==> flow/design.v <==
`timescale 1ns / 1ps
module pcs_10g_enc_64b66b (
    input  wire        clk,
    input  wire        rst_n,
    input  wire [63:0] xgmii_txd,    
    input  wire [7:0]  xgmii_txc,    
    output reg  [65:0] tx_block,      
    output reg         tx_block_valid,
    output reg         encode_error   
);
reg [65:0] block_next;
reg        error_next;
wire [7:0] d0 = xgmii_txd[ 7: 0];
wire [7:0] d1 = xgmii_txd[15: 8];
wire [7:0] d2 = xgmii_txd[23:16];
wire [7:0] d3 = xgmii_txd[31:24];
wire [7:0] d4 = xgmii_txd[39:32];
wire [7:0] d5 = xgmii_txd[47:40];
wire [7:0] d6 = xgmii_txd[55:48];
wire [7:0] d7 = xgmii_txd[63:56];
wire c0 = xgmii_txc[0];
wire c1 = xgmii_txc[1];
wire c2 = xgmii_txc[2];
wire c3 = xgmii_txc[3];
wire c4 = xgmii_txc[4];
wire c5 = xgmii_txc[5];
wire c6 = xgmii_txc[6];
wire c7 = xgmii_txc[7];
function [6:0] ctrl_encode;
    input [7:0] xgmii_char;
    begin
        case (xgmii_char)
            8'h07:   ctrl_encode = 7'h00;
            8'hFE:  ctrl_encode = 7'h1E;
            default:       ctrl_encode = 7'h1E;  
        endcase
    end
endfunction
function [3:0] ocode_encode;
    input [7:0] xgmii_char;
    begin
        case (xgmii_char)
            8'h9C: ocode_encode = 4'h0;
            8'h5C: ocode_encode = 4'hF;
            default:       ocode_encode = 4'h0;
        endcase
    end
endfunction
always @(*) begin
    block_next = 66'd0;
    error_next = 1'b0;
    if (xgmii_txc == 8'h00) begin
        block_next = {2'b01, xgmii_txd};
    end else if (c0 && d0 == 8'hFB && xgmii_txc[7:1] == 7'h00) begin
        block_next = {2'b10, 8'h33,
                      d7, d6, d5, d4, d3, d2, d1};
    end else if (c0 && d0 == 8'hFD && xgmii_txc[7:1] == 7'h7F) begin
        block_next = {2'b10, 8'h87,
                      ctrl_encode(d7), ctrl_encode(d6),
                      ctrl_encode(d5), ctrl_encode(d4),
                      ctrl_encode(d3), ctrl_encode(d2),
                      ctrl_encode(d1), 7'b0};
    end else if (!c0 && c1 && d1 == 8'hFD && xgmii_txc[7:2] == 6'h3F) begin
        block_next = {2'b10, 8'h99,
                      ctrl_encode(d7), ctrl_encode(d6),
                      ctrl_encode(d5), ctrl_encode(d4),
                      ctrl_encode(d3), ctrl_encode(d2),
                      d0, 6'b0};
    end else if (xgmii_txc[1:0] == 2'b00 && c2 && d2 == 8'hFD && xgmii_txc[7:3] == 5'h1F) begin
        block_next = {2'b10, 8'hAA,
                      ctrl_encode(d7), ctrl_encode(d6),
                      ctrl_encode(d5), ctrl_encode(d4),
                      ctrl_encode(d3),
                      d1, d0, 5'b0};
    end else if (xgmii_txc[2:0] == 3'b000 && c3 && d3 == 8'hFD && xgmii_txc[7:4] == 4'hF) begin
        block_next = {2'b10, 8'hB4,
                      ctrl_encode(d7), ctrl_encode(d6),
                      ctrl_encode(d5), ctrl_encode(d4),
                      d2, d1, d0, 4'b0};
    end else if (xgmii_txc[3:0] == 4'h0 && c4 && d4 == 8'hFD && xgmii_txc[7:5] == 3'h7) begin
        block_next = {2'b10, 8'hCC,
                      ctrl_encode(d7), ctrl_encode(d6),
                      ctrl_encode(d5),
                      d3, d2, d1, d0, 3'b0};
    end else if (xgmii_txc[4:0] == 5'h00 && c5 && d5 == 8'hFD && xgmii_txc[7:6] == 2'h3) begin
        block_next = {2'b10, 8'hD2,
                      ctrl_encode(d7), ctrl_encode(d6),
                      d4, d3, d2, d1, d0, 2'b0};
    end else if (xgmii_txc[5:0] == 6'h00 && c6 && d6 == 8'hFD && c7) begin
        block_next = {2'b10, 8'hE1,
                      ctrl_encode(d7),
                      d5, d4, d3, d2, d1, d0, 1'b0};
    end else if (xgmii_txc[6:0] == 7'h00 && c7 && d7 == 8'hFD) begin
        block_next = {2'b10, 8'hFF,
                      d6, d5, d4, d3, d2, d1, d0};
    end else if (xgmii_txc == 8'hF0 && c4 && d4 == 8'hFB) begin
        block_next = {2'b10, 8'h78,
                      d7, d6, d5, 4'h0, d3, d2, d1, d0};
    end else if (c0 && (d0 == 8'h9C || d0 == 8'h5C) &&
                 xgmii_txc[3:1] == 3'b000 &&
                 c4 && (d4 == 8'h9C || d4 == 8'h5C) &&
                 xgmii_txc[7:5] == 3'b000) begin
        block_next = {2'b10, 8'h2D,
                      d7, d6, d5, ocode_encode(d4),
                      d3, d2, d1, ocode_encode(d0)};
    end else if (c0 && (d0 == 8'h9C || d0 == 8'h5C) &&
                 xgmii_txc[3:1] == 3'b000 &&
                 c4 && d4 == 8'hFB &&
                 xgmii_txc[7:5] == 3'b000) begin
        block_next = {2'b10, 8'h66,
                      d7, d6, d5, 4'h0, d3, d2, d1, ocode_encode(d0)};
    end else if (xgmii_txc == 8'hFF) begin
        block_next = {2'b10, 8'h1E,
                      ctrl_encode(d7), ctrl_encode(d6),
                      ctrl_encode(d5), ctrl_encode(d4),
                      ctrl_encode(d3), ctrl_encode(d2),
                      ctrl_encode(d1), ctrl_encode(d0)};
    end else begin
        block_next = {2'b10, 8'h1E,
                      7'h1E, 7'h1E, 7'h1E, 7'h1E,
                      7'h1E, 7'h1E, 7'h1E, 7'h1E};
        error_next = 1'b1;
    end
end
always @(posedge clk or negedge rst_n) begin
    if (!rst_n) begin
        tx_block       <= {2'b10, 8'h1E, 56'd0};  
        tx_block_valid <= 1'b0;
        encode_error   <= 1'b0;
    end else begin
        tx_block       <= block_next;
        tx_block_valid <= 1'b1;
        encode_error   <= error_next;
    end
end
endmodule
`timescale 1ns / 1ps
module pcs_10g_scrambler (
    input  wire        clk,
    input  wire        rst_n,
    input  wire [65:0] tx_block_in,
    input  wire        tx_block_valid,
    output reg  [65:0] tx_block_out,
    output reg         tx_block_out_valid
);
reg [57:0] lfsr;
reg [63:0] scrambled_data;
reg [57:0] lfsr_next;
integer i;
always @(*) begin
    lfsr_next = lfsr;
    scrambled_data = 64'd0;
    for (i = 0; i < 64; i = i + 1) begin
        scrambled_data[i] = tx_block_in[i] ^ lfsr_next[38] ^ lfsr_next[57];
        lfsr_next = {lfsr_next[56:0], scrambled_data[i]};
    end
end
always @(posedge clk or negedge rst_n) begin
    if (!rst_n) begin
        lfsr               <= 58'h3FF_FFFF_FFFF_FFFF;  
        tx_block_out       <= 66'd0;
        tx_block_out_valid <= 1'b0;
    end else if (tx_block_valid) begin
        lfsr               <= lfsr_next;
        tx_block_out       <= {tx_block_in[65:64], scrambled_data};
        tx_block_out_valid <= 1'b1;
    end else begin
        tx_block_out_valid <= 1'b0;
    end
end
endmodule
`timescale 1ns / 1ps
module pcs_10g_tx_gearbox (
    input  wire        clk,         
    input  wire        rst_n,
    input  wire [65:0] tx_block,
    input  wire        tx_block_valid,
    output reg  [15:0] tx_data,
    output reg  [1:0]  tx_header,
    output reg         tx_data_valid,
    output wire        tx_ready,     
    input  wire        tx_sequence_done  
);
reg [79:0]  shift_reg;
reg [6:0]   bit_count;      
assign tx_ready = (bit_count <= 7'd16);
reg [1:0] stored_header;
reg       header_valid;
always @(posedge clk or negedge rst_n) begin
    if (!rst_n) begin
        shift_reg    <= 80'd0;
        bit_count    <= 7'd0;
        tx_data      <= 16'd0;
        tx_header    <= 2'b00;
        tx_data_valid <= 1'b0;
        stored_header <= 2'b00;
        header_valid  <= 1'b0;
    end else begin
        tx_data_valid <= 1'b0;
        if (tx_block_valid && tx_ready) begin
            stored_header <= tx_block[65:64];
            header_valid  <= 1'b1;
            shift_reg <= shift_reg | ({16'd0, tx_block[63:0]} << bit_count);
            bit_count <= bit_count + 7'd64;
        end
        if (bit_count >= 7'd16 || (tx_block_valid && tx_ready && (bit_count + 7'd64) >= 7'd16)) begin
            if (bit_count >= 7'd16) begin
                tx_data       <= shift_reg[15:0];
                tx_header     <= header_valid ? stored_header : 2'b01;
                tx_data_valid <= 1'b1;
                header_valid  <= 1'b0;
                shift_reg <= shift_reg >> 16;
                bit_count <= bit_count - 7'd16;
            end
        end
    end
end
endmodule
`timescale 1ns / 1ps
module pcs_10g_rx_gearbox (
    input  wire        clk,
    input  wire        rst_n,
    input  wire [15:0] rx_data,
    input  wire [1:0]  rx_header,
    input  wire        rx_data_valid,
    input  wire        rx_header_valid,
    output reg  [65:0] rx_block,
    output reg         rx_block_valid,
    input  wire        slip            
);
reg [81:0]  shift_reg;        
reg [6:0]   bit_count;
reg [6:0]   slip_offset;      
reg [1:0]   pending_header;
reg         has_header;
always @(posedge clk or negedge rst_n) begin
    if (!rst_n) begin
        shift_reg     <= 82'd0;
        bit_count     <= 7'd0;
        rx_block      <= 66'd0;
        rx_block_valid <= 1'b0;
        slip_offset   <= 7'd0;
        pending_header <= 2'b00;
        has_header    <= 1'b0;
    end else begin
        rx_block_valid <= 1'b0;
        if (slip) begin
            if (bit_count > 0) begin
                shift_reg <= shift_reg >> 1;
                bit_count <= bit_count - 7'd1;
            end
            if (slip_offset == 7'd65)
                slip_offset <= 7'd0;
            else
                slip_offset <= slip_offset + 7'd1;
        end
        if (rx_data_valid) begin
            shift_reg <= shift_reg | ({66'd0, rx_data} << bit_count);
            bit_count <= bit_count + 7'd16;
            if (rx_header_valid) begin
                pending_header <= rx_header;
                has_header     <= 1'b1;
            end
        end
        if (bit_count >= 7'd66) begin
            if (has_header) begin
                rx_block <= {pending_header, shift_reg[63:0]};
                shift_reg <= shift_reg >> 64;
                bit_count <= bit_count - 7'd64;
                has_header <= 1'b0;
            end else begin
                rx_block <= shift_reg[65:0];
                shift_reg <= shift_reg >> 66;
                bit_count <= bit_count - 7'd66;
            end
            rx_block_valid <= 1'b1;
        end
    end
end
endmodule
`timescale 1ns / 1ps
module pcs_10g_block_sync (
    input  wire        clk,
    input  wire        rst_n,
    input  wire [1:0]  rx_sync_header,
    input  wire        rx_valid,
    output reg         block_lock,     
    output reg         slip,           
    output reg         hi_ber,         
    output reg  [15:0] sh_valid_cnt,   
    output reg  [15:0] sh_invalid_cnt  
);
localparam [1:0] ST_LOCK_INIT = 2'd0;
localparam [1:0] ST_RESET_CNT = 2'd1;
localparam [1:0] ST_TEST_SH   = 2'd2;
localparam [1:0] ST_LOCKED    = 2'd3;
reg [1:0] state;
wire sh_valid = (rx_sync_header == 2'b01) || (rx_sync_header == 2'b10);
wire sh_invalid = !sh_valid;
reg [12:0] ber_test_cnt;      
reg [5:0]  ber_bad_cnt;       
always @(posedge clk or negedge rst_n) begin
    if (!rst_n) begin
        state          <= ST_LOCK_INIT;
        block_lock     <= 1'b0;
        slip           <= 1'b0;
        hi_ber         <= 1'b1;
        sh_valid_cnt   <= 16'd0;
        sh_invalid_cnt <= 16'd0;
        ber_test_cnt   <= 13'd0;
        ber_bad_cnt    <= 6'd0;
    end else begin
        slip <= 1'b0;  
        if (rx_valid) begin
            case (state)
                ST_LOCK_INIT: begin
                    block_lock <= 1'b0;
                    hi_ber     <= 1'b1;
                    if (sh_valid) begin
                        state        <= ST_RESET_CNT;
                        sh_valid_cnt <= 16'd1;
                    end else begin
                        slip <= 1'b1;
                    end
                end
                ST_RESET_CNT: begin
                    sh_valid_cnt   <= 16'd1;
                    sh_invalid_cnt <= 16'd0;
                    state          <= ST_TEST_SH;
                end
                ST_TEST_SH: begin
                    if (sh_valid) begin
                        sh_valid_cnt <= sh_valid_cnt + 16'd1;
                        if (sh_valid_cnt >= 64 - 1) begin
                            state      <= ST_LOCKED;
                            block_lock <= 1'b1;
                            hi_ber     <= 1'b0;
                            ber_test_cnt <= 13'd0;
                            ber_bad_cnt  <= 6'd0;
                        end
                    end else begin
                        slip  <= 1'b1;
                        state <= ST_LOCK_INIT;
                        sh_valid_cnt <= 16'd0;
                    end
                end
                ST_LOCKED: begin
                    ber_test_cnt <= ber_test_cnt + 13'd1;
                    if (sh_invalid) begin
                        sh_invalid_cnt <= sh_invalid_cnt + 16'd1;
                        ber_bad_cnt    <= ber_bad_cnt + 6'd1;
                    end
                    if (ber_test_cnt >= 13'd8191) begin
                        if (ber_bad_cnt >= 6'd16) begin
                            hi_ber     <= 1'b1;
                            block_lock <= 1'b0;
                            state      <= ST_LOCK_INIT;
                            sh_valid_cnt   <= 16'd0;
                            sh_invalid_cnt <= 16'd0;
                        end else begin
                            hi_ber <= 1'b0;
                        end
                        ber_test_cnt <= 13'd0;
                        ber_bad_cnt  <= 6'd0;
                    end
                end
                default: state <= ST_LOCK_INIT;
            endcase
        end
    end
end
endmodule
`timescale 1ns / 1ps
module pcs_10g_descrambler (
    input  wire        clk,
    input  wire        rst_n,
    input  wire [65:0] rx_block_in,
    input  wire        rx_block_valid,
    output reg  [65:0] rx_block_out,
    output reg         rx_block_out_valid
);
reg [57:0] lfsr;
reg [63:0] descrambled_data;
reg [57:0] lfsr_next;
integer i;
always @(*) begin
    lfsr_next = lfsr;
    descrambled_data = 64'd0;
    for (i = 0; i < 64; i = i + 1) begin
        descrambled_data[i] = rx_block_in[i] ^ lfsr_next[38] ^ lfsr_next[57];
        lfsr_next = {lfsr_next[56:0], rx_block_in[i]};  
    end
end
always @(posedge clk or negedge rst_n) begin
    if (!rst_n) begin
        lfsr               <= 58'h3FF_FFFF_FFFF_FFFF;
        rx_block_out       <= 66'd0;
        rx_block_out_valid <= 1'b0;
    end else if (rx_block_valid) begin
        lfsr               <= lfsr_next;
        rx_block_out       <= {rx_block_in[65:64], descrambled_data};
        rx_block_out_valid <= 1'b1;
    end else begin
        rx_block_out_valid <= 1'b0;
    end
end
endmodule
`timescale 1ns / 1ps
module pcs_10g_dec_64b66b (
    input  wire        clk,
    input  wire        rst_n,
    input  wire [65:0] rx_block,
    input  wire        rx_block_valid,
    output reg  [63:0] xgmii_rxd,
    output reg  [7:0]  xgmii_rxc,
    output reg         decode_error,    
    output reg         rx_data_valid
);
wire [1:0]  sync_header   = rx_block[65:64];
wire [7:0]  block_type    = rx_block[63:56];
wire [55:0] block_payload = rx_block[55:0];
wire [63:0] data_payload  = rx_block[63:0];
function [7:0] ctrl_decode;
    input [6:0] code;
    begin
        case (code)
            7'h00:    ctrl_decode = 8'h07;
            7'h1E:   ctrl_decode = 8'hFE;
            7'h06:     ctrl_decode = 8'h07;
            default:       ctrl_decode = 8'hFE;
        endcase
    end
endfunction
function [7:0] ocode_decode;
    input [3:0] code;
    begin
        case (code)
            4'h0: ocode_decode = 8'h9C;
            4'hF: ocode_decode = 8'h5C;
            default:    ocode_decode = 8'h9C;
        endcase
    end
endfunction
reg [63:0] rxd_next;
reg [7:0]  rxc_next;
reg        err_next;
always @(*) begin
    rxd_next = {8{8'hFE}};
    rxc_next = 8'hFF;
    err_next = 1'b0;
    if (!rx_block_valid) begin
        rxd_next = {8{8'h07}};
        rxc_next = 8'hFF;
    end else if (sync_header == 2'b01) begin
        rxd_next = data_payload;
        rxc_next = 8'h00;
    end else if (sync_header == 2'b10) begin
        case (block_type)
            8'h1E: begin
                rxd_next = {ctrl_decode(block_payload[55:49]),   
                            ctrl_decode(block_payload[48:42]),   
                            ctrl_decode(block_payload[41:35]),   
                            ctrl_decode(block_payload[34:28]),   
                            ctrl_decode(block_payload[27:21]),   
                            ctrl_decode(block_payload[20:14]),   
                            ctrl_decode(block_payload[13: 7]),   
                            ctrl_decode(block_payload[ 6: 0])};  
                rxc_next = 8'hFF;
            end
            8'h33: begin
                rxd_next = {block_payload[55:48],   
                            block_payload[47:40],   
                            block_payload[39:32],   
                            block_payload[31:24],   
                            block_payload[23:16],   
                            block_payload[15: 8],   
                            block_payload[ 7: 0],   
                            8'hFB};          
                rxc_next = 8'h01;
            end
            8'h2D: begin
                rxd_next = {block_payload[55:48],                
                            block_payload[47:40],                
                            block_payload[39:32],                
                            ocode_decode(block_payload[31:28]),  
                            block_payload[27:20],                
                            block_payload[19:12],                
                            block_payload[11: 4],                
                            ocode_decode(block_payload[ 3: 0])}; 
                rxc_next = 8'h11;
            end
            8'h66: begin
                rxd_next = {block_payload[55:48],                
                            block_payload[47:40],                
                            block_payload[39:32],                
                            8'hFB,                        
                            block_payload[27:20],                
                            block_payload[19:12],                
                            block_payload[11: 4],                
                            ocode_decode(block_payload[ 3: 0])}; 
                rxc_next = 8'h11;
            end
            8'h78: begin
                rxd_next = {block_payload[55:48],   
                            block_payload[47:40],   
                            block_payload[39:32],   
                            8'hFB,           
                            block_payload[27:20],   
                            block_payload[19:12],   
                            block_payload[11: 4],   
                            block_payload[ 3: 0], 4'b0};  
                rxc_next = 8'h10;
            end
            8'h87: begin
                rxd_next = {ctrl_decode(block_payload[55:49]),   
                            ctrl_decode(block_payload[48:42]),   
                            ctrl_decode(block_payload[41:35]),   
                            ctrl_decode(block_payload[34:28]),   
                            ctrl_decode(block_payload[27:21]),   
                            ctrl_decode(block_payload[20:14]),   
                            ctrl_decode(block_payload[13: 7]),   
                            8'hFD};                        
                rxc_next = 8'hFF;
            end
            8'h99: begin
                rxd_next = {ctrl_decode(block_payload[55:49]),   
                            ctrl_decode(block_payload[48:42]),   
                            ctrl_decode(block_payload[41:35]),   
                            ctrl_decode(block_payload[34:28]),   
                            ctrl_decode(block_payload[27:21]),   
                            ctrl_decode(block_payload[20:14]),   
                            8'hFD,                         
                            block_payload[13:6]};                 
                rxc_next = 8'hFE;
            end
            8'hAA: begin
                rxd_next = {ctrl_decode(block_payload[55:49]),   
                            ctrl_decode(block_payload[48:42]),   
                            ctrl_decode(block_payload[41:35]),   
                            ctrl_decode(block_payload[34:28]),   
                            ctrl_decode(block_payload[27:21]),   
                            8'hFD,                         
                            block_payload[20:13],                 
                            block_payload[12: 5]};                
                rxc_next = 8'hFC;
            end
            8'hB4: begin
                rxd_next = {ctrl_decode(block_payload[55:49]),   
                            ctrl_decode(block_payload[48:42]),   
                            ctrl_decode(block_payload[41:35]),   
                            ctrl_decode(block_payload[34:28]),   
                            8'hFD,                         
                            block_payload[27:20],                 
                            block_payload[19:12],                 
                            block_payload[11: 4]};                
                rxc_next = 8'hF8;
            end
            8'hCC: begin
                rxd_next = {ctrl_decode(block_payload[55:49]),   
                            ctrl_decode(block_payload[48:42]),   
                            ctrl_decode(block_payload[41:35]),   
                            8'hFD,                         
                            block_payload[34:27],                 
                            block_payload[26:19],                 
                            block_payload[18:11],                 
                            block_payload[10: 3]};                
                rxc_next = 8'hF0;
            end
            8'hD2: begin
                rxd_next = {ctrl_decode(block_payload[55:49]),   
                            ctrl_decode(block_payload[48:42]),   
                            8'hFD,                         
                            block_payload[41:34],                 
                            block_payload[33:26],                 
                            block_payload[25:18],                 
                            block_payload[17:10],                 
                            block_payload[ 9: 2]};                
                rxc_next = 8'hE0;
            end
            8'hE1: begin
                rxd_next = {ctrl_decode(block_payload[55:49]),   
                            8'hFD,                         
                            block_payload[48:41],                 
                            block_payload[40:33],                 
                            block_payload[32:25],                 
                            block_payload[24:17],                 
                            block_payload[16: 9],                 
                            block_payload[ 8: 1]};                
                rxc_next = 8'hC0;
            end
            8'hFF: begin
                rxd_next = {8'hFD,                         
                            block_payload[55:48],                 
                            block_payload[47:40],                 
                            block_payload[39:32],                 
                            block_payload[31:24],                 
                            block_payload[23:16],                 
                            block_payload[15: 8],                 
                            block_payload[ 7: 0]};                
                rxc_next = 8'h80;
            end
            default: begin
                rxd_next = {8{8'hFE}};
                rxc_next = 8'hFF;
                err_next = 1'b1;
            end
        endcase
    end else begin
        rxd_next = {8{8'hFE}};
        rxc_next = 8'hFF;
        err_next = 1'b1;
    end
end
always @(posedge clk or negedge rst_n) begin
    if (!rst_n) begin
        xgmii_rxd    <= {8{8'h07}};
        xgmii_rxc    <= 8'hFF;
        decode_error  <= 1'b0;
        rx_data_valid <= 1'b0;
    end else begin
        xgmii_rxd    <= rxd_next;
        xgmii_rxc    <= rxc_next;
        decode_error  <= err_next;
        rx_data_valid <= rx_block_valid;
    end
end
endmodule
`timescale 1ns / 1ps
module pcs_10g_ber_monitor (
    input  wire        clk,
    input  wire        rst_n,
    input  wire        block_lock,
    input  wire        hi_ber,
    input  wire [15:0] sh_invalid_cnt,
    input  wire        rx_decode_error,
    output reg         pcs_status,        
    output reg         pcs_status_ll,     
    input  wire        status_read,       
    output reg  [15:0] ber_count,         
    output reg  [7:0]  errored_block_count,  
    output reg         rx_link_up         
);
wire pcs_status_raw = block_lock & ~hi_ber;
localparam LINK_TIMER_MAX = 23'd6440000;
reg [22:0] link_timer;
always @(posedge clk or negedge rst_n) begin
    if (!rst_n) begin
        pcs_status        <= 1'b0;
        pcs_status_ll     <= 1'b0;
        ber_count         <= 16'd0;
        errored_block_count <= 8'd0;
        rx_link_up        <= 1'b0;
        link_timer        <= 23'd0;
    end else begin
        pcs_status <= pcs_status_raw;
        if (!pcs_status_raw) begin
            pcs_status_ll <= 1'b0;
        end else if (status_read) begin
            pcs_status_ll <= pcs_status_raw;
        end else if (!pcs_status_ll && pcs_status_raw) begin
            pcs_status_ll <= 1'b1;
        end
        if (!block_lock) begin
            ber_count <= 16'd0;
        end else if (hi_ber) begin
            if (ber_count != 16'hFFFF)  
                ber_count <= ber_count + 16'd1;
        end
        if (!block_lock) begin
            errored_block_count <= 8'd0;
        end else if (rx_decode_error) begin
            if (errored_block_count != 8'hFF)
                errored_block_count <= errored_block_count + 8'd1;
        end
        if (pcs_status_raw) begin
            if (link_timer >= LINK_TIMER_MAX) begin
                rx_link_up <= 1'b1;
            end else begin
                link_timer <= link_timer + 23'd1;
            end
        end else begin
            rx_link_up <= 1'b0;
            link_timer <= 23'd0;
        end
    end
end
endmodule
`timescale 1ns / 1ps
module pcs_10g_top #(
    parameter INIT_IDLE_DISPATCH = 1   
) (
    input  wire        clk,            
    input  wire        rst_n,          
    input  wire [63:0] xgmii_txd,      
    input  wire [7:0]  xgmii_txc,      
    output wire [63:0] xgmii_rxd,      
    output wire [7:0]  xgmii_rxc,      
    output wire [15:0] gth_txdata,     
    output wire [1:0]  gth_txheader,   
    output wire        gth_txdata_valid,
    input  wire [15:0] gth_rxdata,     
    input  wire [1:0]  gth_rxheader,   
    input  wire        gth_rxdata_valid,
    input  wire        gth_rxheader_valid,
    output wire        gth_txsequence_done,  
    input  wire        gth_rxgearboxslip,    
    output wire        block_lock,     
    output wire        hi_ber,         
    output wire        pcs_status,     
    output wire        rx_link_up,     
    output wire        tx_encode_err,  
    output wire        rx_decode_err,  
    output wire [15:0] ber_count,      
    output wire [7:0]  errored_blocks, 
    input  wire        status_read,    
    output wire        pcs_status_ll   
);
wire [65:0] enc_block;
wire        enc_valid;
wire        enc_error;
pcs_10g_enc_64b66b u_encoder (
    .clk            (clk),
    .rst_n          (rst_n),
    .xgmii_txd      (xgmii_txd),
    .xgmii_txc      (xgmii_txc),
    .tx_block        (enc_block),
    .tx_block_valid  (enc_valid),
    .encode_error    (enc_error)
);
assign tx_encode_err = enc_error;
wire [65:0] scr_block;
wire        scr_valid;
pcs_10g_scrambler u_scrambler (
    .clk              (clk),
    .rst_n            (rst_n),
    .tx_block_in       (enc_block),
    .tx_block_valid    (enc_valid),
    .tx_block_out      (scr_block),
    .tx_block_out_valid(scr_valid)
);
pcs_10g_tx_gearbox u_tx_gearbox (
    .clk              (clk),
    .rst_n            (rst_n),
    .tx_block          (scr_block),
    .tx_block_valid    (scr_valid),
    .tx_data           (gth_txdata),
    .tx_header         (gth_txheader),
    .tx_data_valid     (gth_txdata_valid),
    .tx_ready          (),
    .tx_sequence_done  (1'b1)
);
assign gth_txsequence_done = 1'b1;
wire [65:0] rgbox_block;
wire        rgbox_valid;
wire        slip_cmd;
pcs_10g_rx_gearbox u_rx_gearbox (
    .clk              (clk),
    .rst_n            (rst_n),
    .rx_data           (gth_rxdata),
    .rx_header         (gth_rxheader),
    .rx_data_valid     (gth_rxdata_valid),
    .rx_header_valid   (gth_rxheader_valid),
    .rx_block          (rgbox_block),
    .rx_block_valid    (rgbox_valid),
    .slip              (slip_cmd)
);
wire        blk_lock;
wire        blk_hi_ber;
wire [15:0] blk_sh_valid;
wire [15:0] blk_sh_invalid;
pcs_10g_block_sync u_block_sync (
    .clk              (clk),
    .rst_n            (rst_n),
    .rx_sync_header    (rgbox_block[65:64]),
    .rx_valid          (rgbox_valid),
    .block_lock        (blk_lock),
    .slip              (slip_cmd),
    .hi_ber            (blk_hi_ber),
    .sh_valid_cnt      (blk_sh_valid),
    .sh_invalid_cnt    (blk_sh_invalid)
);
assign block_lock = blk_lock;
assign hi_ber     = blk_hi_ber;
wire [65:0] dscr_block;
wire        dscr_valid;
pcs_10g_descrambler u_descrambler (
    .clk                (clk),
    .rst_n              (rst_n),
    .rx_block_in         (rgbox_block),
    .rx_block_valid      (rgbox_valid & blk_lock),
    .rx_block_out        (dscr_block),
    .rx_block_out_valid  (dscr_valid)
);
wire [63:0] dec_rxd;
wire [7:0]  dec_rxc;
wire        dec_error;
wire        dec_valid;
pcs_10g_dec_64b66b u_decoder (
    .clk              (clk),
    .rst_n            (rst_n),
    .rx_block          (dscr_block),
    .rx_block_valid    (dscr_valid),
    .xgmii_rxd         (dec_rxd),
    .xgmii_rxc         (dec_rxc),
    .decode_error      (dec_error),
    .rx_data_valid     (dec_valid)
);
assign xgmii_rxd   = dec_rxd;
assign xgmii_rxc   = dec_rxc;
assign rx_decode_err = dec_error;
pcs_10g_ber_monitor u_ber_monitor (
    .clk                 (clk),
    .rst_n               (rst_n),
    .block_lock          (blk_lock),
    .hi_ber              (blk_hi_ber),
    .sh_invalid_cnt      (blk_sh_invalid),
    .rx_decode_error     (dec_error),
    .pcs_status          (pcs_status),
    .pcs_status_ll       (pcs_status_ll),
    .status_read         (status_read),
    .ber_count           (ber_count),
    .errored_block_count (errored_blocks),
    .rx_link_up          (rx_link_up)
);
endmodule
Reports on pcs_10g_top. Tool output for the design above, in the order of the flow. Lines are those of the file above, counted from 1. A cell with -- has no value.

Top: pcs_10g_top. Clock input: clk. Standard-cell library: sky130hd. Corner: tt_025C_1v80.

Word-level counts. Counts by Yosys on the flattened word-level netlist (proc, flatten, opt, wreduce; memories kept). Register bits leave out memories and registers merged into their read ports (data or address). Print and check cells are left out. Cells with the same type and inputs are merged into one.

The entry for shift-type cells reads 2. For bitwise operators the number is 261. The figure for muxes and demuxes is 136. Divide/modulo/power cells: 0. Reduce/logical cells: 88. For multiply operators the number is 0. For equal/unequal tests the number is 76. The entry for magnitude comparators reads 9. For $add $sub $neg the number is 12.

Operator list (count): 66-bit two-way mux (14); 64-bit parallel mux with 13-bit select (1); 82-bit two-way mux (4); 1-bit XOR (256); 80-bit two-way mux (3); 64-bit two-way mux (3); 8-bit equality test (second input constant) (22); 8-bit two-way mux (16); 16-bit two-way mux (7); 16-bit by 7-bit << shifter with 82-bit output (1); 82-bit OR (1); 64-bit by 7-bit << shifter with 80-bit output (1); 80-bit OR (1); 8-bit parallel mux with 10-bit select (1); 7-bit zero test (10); 8-bit by 3-bit equality test with 1-bit output (second input constant) (8); 16-bit parallel mux with 4-bit select (1); 7-bit by 3-bit equality test with 1-bit output (second input constant) (8); 7-bit two-way mux (8); 54-bit two-way mux (1); 23-bit two-way mux (2); 1-bit two-way mux (46); 5-bit two-way mux (8); 13-bit two-way mux (3); 1-bit logical AND (36); 16-bit by 1-bit adder with 16-bit output (second input constant) (2); 8-bit by 7-bit equality test with 1-bit output (second input constant) (4); 13-bit parallel mux with 2-bit select (1).

Other operator kinds: 57; their cells: 115.

For elaborated cells the number is 622. For latch bits the number is 0. The figure for memories kept is 0. For ROM bits the number is 0. Under bits in writable memories stands 0. The entry for output and inout bits reads 123. For word width x clocked read ports the number is 0. For bits of input ports the number is 96. The figure for register bits after elaboration is 749.

Depth. Longest topological path by Yosys (ltp), each cell counted once; first at word level (registers and memories cut), then after technology mapping (sequential cells cut; the memories' decode and read muxes count).

For word-level depth the number is 20. The figure for ABC_AREA is 0. The figure for mapped depth is 16.

Synthesis result. Yosys stat after the flow's synthesis: flattened, memories mapped to cells. It holds for the ABC_AREA given above (unset counts as 0); a run with the other value may have another netlist.

Cell types: sky130_fd_sc_hd__dfrtp_1 (count 592, total area 1.48E+04 um^2); sky130_fd_sc_hd__dfstp_2 (count 155, total area 4.07E+03 um^2); sky130_fd_sc_hd__nand2_1 (count 690, total area 2.59E+03 um^2); sky130_fd_sc_hd__o21ai_0 (count 410, total area 2.05E+03 um^2); sky130_fd_sc_hd__xnor2_1 (count 208, total area 1.82E+03 um^2); sky130_fd_sc_hd__clkbuf_1 (count 306, total area 1.15E+03 um^2); sky130_fd_sc_hd__a21oi_1 (count 214, total area 1.07E+03 um^2); sky130_fd_sc_hd__mux2_2 (count 83, total area 934.646 um^2); sky130_fd_sc_hd__xor2_1 (count 103, total area 902.115 um^2); sky130_fd_sc_hd__nor2_1 (count 218, total area 818.285 um^2); sky130_fd_sc_hd__mux2i_1 (count 70, total area 700.672 um^2); sky130_fd_sc_hd__a22oi_1 (count 81, total area 608.083 um^2); sky130_fd_sc_hd__a222oi_1 (count 59, total area 590.566 um^2); sky130_fd_sc_hd__inv_1 (count 145, total area 544.272 um^2); sky130_fd_sc_hd__nand3_1 (count 84, total area 420.403 um^2); sky130_fd_sc_hd__o211ai_1 (count 51, total area 382.867 um^2); sky130_fd_sc_hd__a31oi_1 (count 54, total area 337.824 um^2); sky130_fd_sc_hd__a221oi_1 (count 38, total area 332.819 um^2).

Not listed: further types 72, cells in them 766.

Area of sequential cells: 0.0188869 mm^2. Under flip-flops stands 747. For standard cells after synthesis the number is 4327. The figure for cell area after synthesis is 0.0400472 mm^2.

By module: a second synthesis without flattening, with its own total; a netlist apart from the flattened one above.

The entry for cells (unflattened synthesis) reads 4356. For area (unflattened synthesis) the number is 0.04427 mm^2.

Each row is one instance without its submodules.

Modules: pcs_10g_rx_gearbox (area 0.0090049 mm^2, cells 937, times used 1); pcs_10g_descrambler (area 0.0064637 mm^2, cells 327, times used 1); pcs_10g_scrambler (area 0.0063123 mm^2, cells 510, times used 1); pcs_10g_enc_64b66b (area 0.0060183 mm^2, cells 768, times used 1); pcs_10g_dec_64b66b (area 0.0056842 mm^2, cells 684, times used 1); pcs_10g_tx_gearbox (area 0.0048634 mm^2, cells 506, times used 1); pcs_10g_block_sync (area 0.0032831 mm^2, cells 349, times used 1); pcs_10g_ber_monitor (area 0.0026225 mm^2, cells 272, times used 1); pcs_10g_top (area 0.0000175 mm^2, cells 3, times used 1).

Path before layout. OpenSTA on the mapped netlist: ideal clock, no wires. The path of least setup slack (recovery checks aside). Input and output delay are each 20% of the period. Register names are those of the netlist, which keeps one name where synthesis merged equal registers.

Kind: reg2reg. From: reg u_rx_gearbox.bit_count[2]. To: reg u_rx_gearbox.shift_reg[27]. The figure for arrival time is 3.280 ns. Under delay of the path stands 3.403 ns. The entry for launch time at the first pin reads 0.000 ns. The entry for setup time reads 0.123 ns. Clock period: 5.0 ns. Under driving pins on the path stands 15. The figure for setup slack is 1.598 ns. Under synthesis period reached stands 3.402 ns.

"delay of the path" = arrival - input delay + setup time. "driving pins on the path" counts driving pins, that of a launching flip-flop among them; a cell with two outputs on the path counts twice. "synthesis period reached" = period - worst setup slack (recovery checks aside). The figure is calculated, with input and output delays left at 20% of the set period. The rows between start and end are the longest chain of elaborated cells between them; the timing report does not say that the signal goes this way. Where chains are equally long, one stands for them. A line is the first line of the expression or statement that the cell stems from. Yosys adds cells for indexed reads and writes and turns some case tables into memories. At most two assigning lines are given for a register; there are more.

Path through: sky130_fd_sc_hd__dfrtp_1 > sky130_fd_sc_hd__buf_1 > sky130_fd_sc_hd__inv_2 > sky130_fd_sc_hd__buf_1 > sky130_fd_sc_hd__ha_1 > sky130_fd_sc_hd__or3b_2 > sky130_fd_sc_hd__nor3_1 > sky130_fd_sc_hd__nand2b_1 > sky130_fd_sc_hd__inv_2 > sky130_fd_sc_hd__nor2_1 > sky130_fd_sc_hd__nand2_1 > sky130_fd_sc_hd__nand2_1 > sky130_fd_sc_hd__clkbuf_1 > sky130_fd_sc_hd__nor2_1 > sky130_fd_sc_hd__o221a_2. The entry for length of the longest elaborated chain reads 5. The figure for elaborated cells between the ends (all ways) is 11. Under source lines of those cells stands 5. Those cells by class: 2 x compare; 1 x shift; 4 x mux; 1 x logic; 3 x reduce/logical.

Ends and longest elaborated chain, after synthesis: from (decl) (RTL line 232) `reg [6:0]   bit_count;`; from (assign) (RTL line 250) `bit_count <= bit_count - 7'd1;`; from (assign) (RTL line 259) `bit_count <= bit_count + 7'd16;`; 7-bit by 1-bit greater-than comparator with 1-bit output (RTL line 248) `if (bit_count > 0) begin`; 82-bit two-way mux (RTL line 248); 82-bit two-way mux (RTL line 247) `if (slip) begin`; 82-bit two-way mux (RTL line 257) `if (rx_data_valid) begin`; 82-bit two-way mux (RTL line 265) `if (bit_count >= 7'd66) begin`; to (assign) (RTL line 258) `shift_reg <= shift_reg | ({66'd0, rx_data} << bit_count);`; to (assign) (RTL line 268) `shift_reg <= shift_reg >> 64;`; to (decl) (RTL line 231) `reg [81:0]  shift_reg;`.

Worst path after layout. From the final timing report of run 2: the path of least setup slack in the routed layout; clock arrival at registers is part of the times.

Kind: in2reg. From: in xgmii_txd[32]. To: reg u_encoder.tx_block[37]. The figure for setup slack is 0.27 ns. Clock period: 5.0 ns. Under driving pins on the path stands 9. The entry for launch time at the first pin reads 1.00 ns. The entry for setup time reads 0.19 ns. Under input delay stands 1.00 ns. The figure for arrival time is 5.31 ns.

The rows between start and end are the longest chain of elaborated cells between them; the timing report does not say that the signal goes this way. Where chains are equally long, one stands for them.

Path through: sky130_fd_sc_hd__clkdlybuf4s50_1 > sky130_fd_sc_hd__or2_2 > sky130_fd_sc_hd__o32ai_1 > sky130_fd_sc_hd__and3_1 > sky130_fd_sc_hd__buf_1 > sky130_fd_sc_hd__clkbuf_1 > sky130_fd_sc_hd__a21oi_1 > sky130_fd_sc_hd__o2bb2ai_1 > sky130_fd_sc_hd__o21ai_0. The entry for length of the longest elaborated chain reads 16. The figure for elaborated cells between the ends (all ways) is 25. Those cells by class: 4 x eq/ne; 13 x mux; 8 x reduce/logical.

Ends and longest elaborated chain, post-layout: from (decl) (RTL line 694) `input  wire [63:0] xgmii_txd,`; 8-bit equality test (RTL line 108) `c4 && d4 == 8'hFB &&`; 1-bit logical AND (2 in a row) (RTL line 106) `end else if (c0 && (d0 == 8'h9C || d0 == 8'h5C) &&`; 66-bit two-way mux (RTL line 106); 66-bit two-way mux (RTL line 99) `end else if (c0 && (d0 == 8'h9C || d0 == 8'h5C) &&`; 66-bit two-way mux (RTL line 96) `end else if (xgmii_txc == 8'hF0 && c4 && d4 == 8'hFB) begin`; 66-bit two-way mux (RTL line 93) `end else if (xgmii_txc[6:0] == 7'h00 && c7 && d7 == 8'hFD) begin`; 66-bit two-way mux (RTL line 89) `end else if (xgmii_txc[5:0] == 6'h00 && c6 && d6 == 8'hFD && c7) begin`; 66-bit two-way mux (RTL line 85) `end else if (xgmii_txc[4:0] == 5'h00 && c5 && d5 == 8'hFD && xgmii_txc[7:6] == 2'h3) begin`; 66-bit two-way mux (RTL line 80) `end else if (xgmii_txc[3:0] == 4'h0 && c4 && d4 == 8'hFD && xgmii_txc[7:5] == 3'h7) begin`; 66-bit two-way mux (RTL line 75) `end else if (xgmii_txc[2:0] == 3'b000 && c3 && d3 == 8'hFD && xgmii_txc[7:4] == 4'hF) begin`; 66-bit two-way mux (RTL line 69) `end else if (xgmii_txc[1:0] == 2'b00 && c2 && d2 == 8'hFD && xgmii_txc[7:3] == 5'h1F) begin`; 66-bit two-way mux (RTL line 63) `end else if (!c0 && c1 && d1 == 8'hFD && xgmii_txc[7:2] == 6'h3F) begin`; 66-bit two-way mux (RTL line 57) `end else if (c0 && d0 == 8'hFD && xgmii_txc[7:1] == 7'h7F) begin`; 66-bit two-way mux (RTL line 54) `end else if (c0 && d0 == 8'hFB && xgmii_txc[7:1] == 7'h00) begin`; 66-bit two-way mux (RTL line 52) `if (xgmii_txc == 8'h00) begin`; to (assign) (RTL line 127) `tx_block       <= {2'b10, 8'h1E, 56'd0};`; to (assign) (RTL line 131) `tx_block       <= block_next;`; to (decl) (RTL line 7) `output reg  [65:0] tx_block,`.

Settings and measured results of 3 stored flow runs for module pcs_10g_top (sky130hd), not sorted in any way. The constraints put input and output delay at 20% of the set period each and load the outputs with 0.01 pF. "allowed time less slack (worst setup path)" is the time allowed to the run's worst setup path (the clock period less input and output delay, where it has them) less its slack. Clock arrival times count: a late capture clock shortens it, a late launch clock lengthens it. "total power of the final layout" is the tool's figure for a default switching activity; nothing was simulated.

Files of run 1:
==> flow/run.sh <==
#!/bin/bash
# the make line also repeats the synthesis and layout settings of config.mk as NAME=value (left out here)
make -C /OpenROAD-flow-scripts/flow DESIGN_CONFIG=/design/flow/config.mk WORK_HOME=/design/flow/orfs CLKGATE_MAP_FILE= finish
==> flow/config.mk <==
export PLATFORM = sky130hd
export DESIGN_NAME = pcs_10g_top
export DESIGN_NICKNAME = pcs_10g_top
export VERILOG_FILES = /design/flow/design.v
export SDC_FILE = /design/flow/constraint.sdc
export NUM_CORES = 4
export LEC_CHECK = 0
export CAP_MARGIN = 5
export CELL_PAD_IN_SITES_DETAIL_PLACEMENT = 2
export CELL_PAD_IN_SITES_GLOBAL_PLACEMENT = 3
export CORE_MARGIN = 2
export CORE_UTILIZATION = 58
export CTS_CLUSTER_SIZE = 69
export GPL_TIMING_DRIVEN = 1
export MAX_ROUTING_LAYER = met5
export MIN_ROUTING_LAYER = met2
export PLACE_DENSITY = 0.86
export SLEW_MARGIN = 20
==> flow/constraint.sdc <==
create_clock -name core_clock -period 3.01 [get_ports {clk}]
set_input_delay 0.6020 -clock core_clock [delete_from_list [all_inputs] [get_ports {clk}]]
set_output_delay 0.6020 -clock core_clock [all_outputs]
set_load 0.01 [all_outputs]

Outcome of run 1: incomplete, placement halted on GPL-0301.

Files of run 2:
==> flow/run.sh <==
#!/bin/bash
# the make line also repeats the synthesis and layout settings of config.mk as NAME=value (left out here)
make -C /OpenROAD-flow-scripts/flow DESIGN_CONFIG=/design/flow/config.mk WORK_HOME=/design/flow/orfs CLKGATE_MAP_FILE= finish
==> flow/config.mk <==
export PLATFORM = sky130hd
export DESIGN_NAME = pcs_10g_top
export DESIGN_NICKNAME = pcs_10g_top
export VERILOG_FILES = /design/flow/design.v
export SDC_FILE = /design/flow/constraint.sdc
export NUM_CORES = 4
export LEC_CHECK = 0
export CAP_MARGIN = 20
export CORE_MARGIN = 2
export CORE_UTILIZATION = 15
export CTS_CLUSTER_DIAMETER = 60
export GPL_ROUTABILITY_DRIVEN = 0
export GPL_TIMING_DRIVEN = 0
export PLACE_DENSITY_LB_ADDON = 0.02
export SLEW_MARGIN = 25
==> flow/constraint.sdc <==
create_clock -name core_clock -period 5.0 [get_ports {clk}]
set_input_delay 1.0000 -clock core_clock [delete_from_list [all_inputs] [get_ports {clk}]]
set_output_delay 1.0000 -clock core_clock [all_outputs]
set_load 0.01 [all_outputs]

Results of run 2. The utilization in the final report stands at 19.3%. The netlist area reported by Yosys comes to 0.0400472 mm^2. The measured allowed time less slack (worst setup path) is 3.73 ns. Class of the worst setup path: in2reg. The measured total power of the final layout is 26460 µW. The total die area comes to 0.271128 mm^2. For the setup TNS the run shows 0.000 ns. The worst setup slack after layout is 0.275 ns. For the std-cell area (final layout) the run shows 0.0511828 mm^2.

Files of run 3:
==> flow/run.sh <==
#!/bin/bash
# the make line also repeats the synthesis and layout settings of config.mk as NAME=value (left out here)
make -C /OpenROAD-flow-scripts/flow DESIGN_CONFIG=/design/flow/config.mk WORK_HOME=/design/flow/orfs CLKGATE_MAP_FILE= finish
==> flow/config.mk <==
export PLATFORM = sky130hd
export DESIGN_NAME = pcs_10g_top
export DESIGN_NICKNAME = pcs_10g_top
export VERILOG_FILES = /design/flow/design.v
export SDC_FILE = /design/flow/constraint.sdc
export NUM_CORES = 4
export LEC_CHECK = 0
export CAP_MARGIN = 20
export CORE_MARGIN = 2
export CORE_UTILIZATION = 40
export SLEW_MARGIN = 20
==> flow/constraint.sdc <==
create_clock -name core_clock -period 4.13 [get_ports {clk}]
set_input_delay 0.8260 -clock core_clock [delete_from_list [all_inputs] [get_ports {clk}]]
set_output_delay 0.8260 -clock core_clock [all_outputs]
set_load 0.01 [all_outputs]

Results of run 3. The utilization in the final report stands at 47.0%. The netlist area reported by Yosys comes to 0.0400472 mm^2. The measured allowed time less slack (worst setup path) is 3.43 ns. Class of the worst setup path: reg2reg. The measured total power of the final layout is 26506 µW. The total die area comes to 0.102666 mm^2. For the setup TNS the run shows 0.000 ns. The worst setup slack after layout is 0.703 ns. For the std-cell area (final layout) the run shows 0.0468574 mm^2.
